==> flow/design.v <==
module neuron_intra_Nbits #(
    parameter N = 16,
    parameter N_INPUTS = 16,
    parameter LOG_N_INPUTS = 4  
) (
    input  wire                         clk,
    input  wire                         rst,
    input  wire                         en,
    input  wire signed [N*N_INPUTS-1:0] W,     
    input  wire signed [N*N_INPUTS-1:0] X_N,   
    output reg signed [         N-1:0] Out
);
  wire signed [2*N*N_INPUTS-1:0] prod;
  wire signed [         N-1:0] act_out;
  genvar i;
  generate
    for (i = 0; i < N_INPUTS; i = i + 1) begin : mults
      wire signed [N-1:0] Wi;
      wire signed [N-1:0] Xi;
      assign Wi = W[i*N+:N];
      assign Xi = X_N[i*N+:N];
      assign prod[i*2*N+:2*N] = Wi * Xi;
    end
  endgenerate
  genvar j, k;
  generate
    for (j = 0; j < LOG_N_INPUTS; j = j + 1) begin : ADDER_TREE
      wire signed [2*N*(N_INPUTS >> (j+1))-1:0] sum_stage;
      if(j == 0) begin
        for (k = 0; k < (N_INPUTS >> (j+1)); k = k + 1) begin : STAGE0
          assign sum_stage[2*k*N+:2*N] = prod[2*k*2*N+:2*N] + prod[(2*k+1)*2*N+:2*N];
        end
      end else begin
        for (k = 0; k < (N_INPUTS >> (j+1)); k = k + 1) begin : STAGEJ
          assign sum_stage[2*k*N+:2*N] = ADDER_TREE[j-1].sum_stage[2*k*2*N+:2*N] + ADDER_TREE[j-1].sum_stage[(2*k+1)*2*N+:2*N];
        end
      end
    end
    wire signed [2*N-1:0] sum_all;
    assign sum_all = ADDER_TREE[LOG_N_INPUTS-1].sum_stage;
  endgenerate
  reg signed [2*N-1:0] acc;
  always @(posedge clk or posedge rst) begin
    if (rst) begin
		acc <= 0;
		Out <= 0;
	 end
    else if (en) begin
		acc <= sum_all;
		Out <= act_out;
	 end
  end
  localparam signed [N-1:0] MAX_VAL = {1'b0, {(N-1){1'b1}}};  
  assign act_out = (acc < 0) ? 0 : (acc > MAX_VAL) ? MAX_VAL : acc;
endmodule
# Step by step through the tools: neuron_intra_Nbits
# What the tools print for neuron_intra_Nbits, step after step.
# Lines are those of the file above, counted from 1.
# Operators: Yosys type, input widths -> output width; for muxes data width and select width s.
# Library cell names are shortened.
# The mark -- stands for no value.
# inputs
top_module	neuron_intra_Nbits
clock_port	clk
cell_library	sky130hd
corner	tt_025C_1v80

# After elaboration
# Source: Yosys, flattened and elaborated, memories not mapped. Widths are those after wreduce; folded enables and synchronous resets count as part of the registers. Registers that Yosys merges into a memory's read port (data or address) are not register bits. Print and check cells do not count. Equal cells are merged and count once.
# word_totals
register_bits	48
elab_cells	37
clocked_rd_ports_x_width	0
output_inout_bits	16
ram_bits	0
latch_bits	0
memories	0
mem_bits_ro	0
# op_classes
div_mod_pow	0
bitwise	0
shifts	0
eq_ne	0
n_cmp	2
multipliers	16
n_mux	2
reduce_logical	0
n_addsub	15
# ops
op	n
$mul 16x16->32	16
$add 32x32->32	15
$lt 32x1->1 const B	1
$gt 32x16->1 const B	1
$mux 16	2

# Depth
# Depth = most cells in a row (Yosys ltp): at word level without a register or memory, in the mapped netlist without a sequential cell, where the memories' decode and read muxes count.
# logic_depth
word_depth	5
ABC_AREA	0
mapped_depth	40
depth_no_buf	39

# After synthesis
# The flow's flattened synthesis, as Yosys stat reports it; memories are mapped. The netlist is that of the ABC_AREA named above (0 if unset); the other value can give another one.
# Totals and module areas in this step are rounded.
# by_type
type	n	area_total_um2
fa_1	5042	1.01E+05
inv_1	5257	1.97E+04
and2_1	1760	1.1E+04
ha_1	828	1.04E+04
nand2_1	2113	7.93E+03
clkbuf_1	509	1.91E+03
xnor2_1	207	1.81E+03
dfrtp_1	48	1.2E+03
nand2b_1	162	1.01E+03
nor2b_1	73	456.688
xor2_1	34	297.786
mux2_2	25	281.52
nor2_1	48	180.173
o31ai_1	18	135.13
a21oi_1	23	115.11
a21o_1	14	105.101
o21ai_0	19	95.091
buf_1	13	48.797
# Not listed: further types 23, cells in them 43.
# synth_totals
buf_cells	522
flip_flops	48
cells	16236
area_um2	158000

# Path before layout
# OpenSTA on the mapped netlist: ideal clock, no wires. The path of least setup slack (recovery checks aside). Input and output delay are each 20% of the period. Register names are those of the netlist, which keeps one name where synthesis merged equal registers.
# synth_path
kind	input to register
from	in W[63]
to	reg acc[31]
clock_period_ps	13500
delay_ps	9988
setup_slack_ps	812
path_stages	35
t_first_pin_ps	2700
arrival_time_ps	12563
setup_ps	125
period_less_setup_slack_ps	12688
# "delay_ps" = arrival - input delay + setup time.
# "path_stages" counts driving pins, that of a launching flip-flop among them; a cell with two outputs on the path counts twice.
# "period_less_setup_slack_ps" is the clock period less the worst setup slack; recovery checks do not enter. This is arithmetic on one report: input and output delays are still those of the set period (20% each).
# The rows between start and end are the longest chain of elaborated cells between them; the timing report does not say that the signal goes this way. Where chains are equally long, one stands for them.
# A line is the first line of the expression or statement that the cell stems from. Yosys adds cells for indexed reads and writes and turns some case tables into memories.
# synth_between
path_cell_list	clkbuf_1 nand2_1 inv_1 fa_1 fa_1 inv_1 fa_1 fa_1 fa_1 fa_1 inv_1 fa_1 inv_1 fa_1 inv_1 fa_1 fa_1 fa_1 fa_1 inv_1 fa_1 inv_1 ha_1 a21o_1 a21o_1 a21oi_1 o21ai_0 a211o_1 a21oi_2 o21ai_1 a21oi_1 o21ai_1 a21oi_2 xnor2_1 mux2_2
elab_chain_cells	5
cone_cells	5
cone_lines	3
cone_classes	add/sub: 4; mul: 1
# synth_lines
element	line_no	source
from (decl)	9	input  wire signed [N*N_INPUTS-1:0] W,
$mul 16x16->32	22	assign prod[i*2*N+:2*N] = Wi * Xi;
$add 32x32->32	31	assign sum_stage[2*k*N+:2*N] = prod[2*k*2*N+:2*N] + prod[(2*k+1)*2*N+:2*N];
$add 32x32->32 x3	35	assign sum_stage[2*k*N+:2*N] = ADDER_TREE[j-1].sum_stage[2*k*2*N+:2*N] + ADDER_TREE[j-1].sum_stage[(2*k+1)*2*N ...
to (assign)	45	acc <= 0;
to (assign)	49	acc <= sum_all;
to (decl)	42	reg signed [2*N-1:0] acc;

# Path in the finished layout
# Path of least setup slack in the final report of job 1 (OpenROAD, finished layout, wires in). Where an end is a register, its clock arrival counts in the times.
# The path's times are printed in steps of 10 ps; the period is the one set.
# layout_path
kind	input to register
from	in X_N[208]
to	reg acc[31]
arrival_time_ps	16180
t_first_pin_ps	3640
setup_slack_ps	2240
setup_ps	110
path_stages	34
clock_period_ps	18200
# The rows between start and end are the longest chain of elaborated cells between them; the timing report does not say that the signal goes this way. Where chains are equally long, one stands for them.
# layout_between
path_cell_list	clkdlybuf4s50_1 clkbuf_1 nand2_2 fa_1 fa_1 inv_1 fa_1 inv_1 fa_1 inv_1 fa_1 fa_1 fa_1 fa_1 fa_1 fa_1 fa_1 fa_1 inv_1 fa_1 inv_1 ha_1 a21o_1 a21o_1 a21oi_1 o21ai_0 a211o_1 a21oi_2 o21ai_1 a21oi_1 o21ai_1 a21oi_2 xnor2_1 mux2_2
elab_chain_cells	5
cone_cells	5
cone_lines	3
cone_classes	add/sub: 4; mul: 1
# layout_lines
element	line_no	source
from (decl)	10	input  wire signed [N*N_INPUTS-1:0] X_N,
$mul 16x16->32	22	assign prod[i*2*N+:2*N] = Wi * Xi;
$add 32x32->32	31	assign sum_stage[2*k*N+:2*N] = prod[2*k*2*N+:2*N] + prod[(2*k+1)*2*N+:2*N];
$add 32x32->32 x3	35	assign sum_stage[2*k*N+:2*N] = ADDER_TREE[j-1].sum_stage[2*k*2*N+:2*N] + ADDER_TREE[j-1].sum_stage[(2*k+1)*2*N ...
to (assign)	45	acc <= 0;
to (assign)	49	acc <= sum_all;
to (decl)	42	reg signed [2*N-1:0] acc;

# Measured data: module neuron_intra_Nbits, platform sky130hd, 6 stored runs of the flow under differing settings, order arbitrary. Input and output delays are each 20% of the period that was set; the output load is 0.01 pF.
# By "achieved_clock_period_ps" is meant the clock period of the run minus its worst setup slack. This is arithmetic on one report: input and output delays are still those of the set period (20% each).
# By "critical_path_time_ps" is meant the share of the clock period that the worst setup path is allowed (20% is reserved at inputs, 20% at outputs), minus its slack. Clock arrival times at its registers enter into it.
# "critical_path_time_ps" is known to 10 ps.
# Measured values are rounded.
# A setting shown as . is not set for that run.
run name	CAP_MARGIN	CELL_PAD_IN_SITES_DETAIL_PLACEMENT	CELL_PAD_IN_SITES_GLOBAL_PLACEMENT	CORE_UTILIZATION	CTS_CLUSTER_SIZE	GPL_ROUTABILITY_DRIVEN	GPL_TIMING_DRIVEN	HOLD_SLACK_MARGIN	MAX_ROUTING_LAYER	PLACE_DENSITY_LB_ADDON	SETUP_SLACK_MARGIN	TNS_END_PERCENT	period_ns	CORE_MARGIN	SLEW_MARGIN	CORE_ASPECT_RATIO	CTS_CLUSTER_DIAMETER	MIN_ROUTING_LAYER	post_route_stdcell_area_um2	critical_path_time_ps	critical_path_kind	timing.setup.ws_ps	design.die.area_um2	timing.hold.ws_ps	achieved_clock_period_ps	yosys_chip_area_um2
job 1	20	0	1	24	78	1	0	-0.09	met4	0.09	1.87	35	18.2	2	20	.	.	.	174000	12320	input to register	2240	665000	491	15962	158000
job 2	20	.	.	70	.	.	.	.	.	.	.	.	13.3	2	20	.	.	.	174000	10410	input to register	228	229000	488	13072	158000
job 3	10	.	.	28	71	0	.	-0.1	met4	0.07	.	.	13.5	6	10	1.67	264	.	190000	10640	input to register	163	583000	488	13337	158000
job 4	10	.	.	22	71	0	.	.	met4	.	3.17	.	13.5	10	35	.	332	.	188000	9970	input to register	832	752000	492	12668	158000
job 5	20	1	1	24	10	0	1	-0.09	met5	0.09	4.1	35	13.8	2	20	1.97	.	met2	198000	10170	input to register	865	665000	489	12935	158000
job 6	20	.	.	22	63	0	.	.	met4	.	3.17	.	13.5	10	20	.	332	.	188000	9970	input to register	825	752000	492	12675	158000
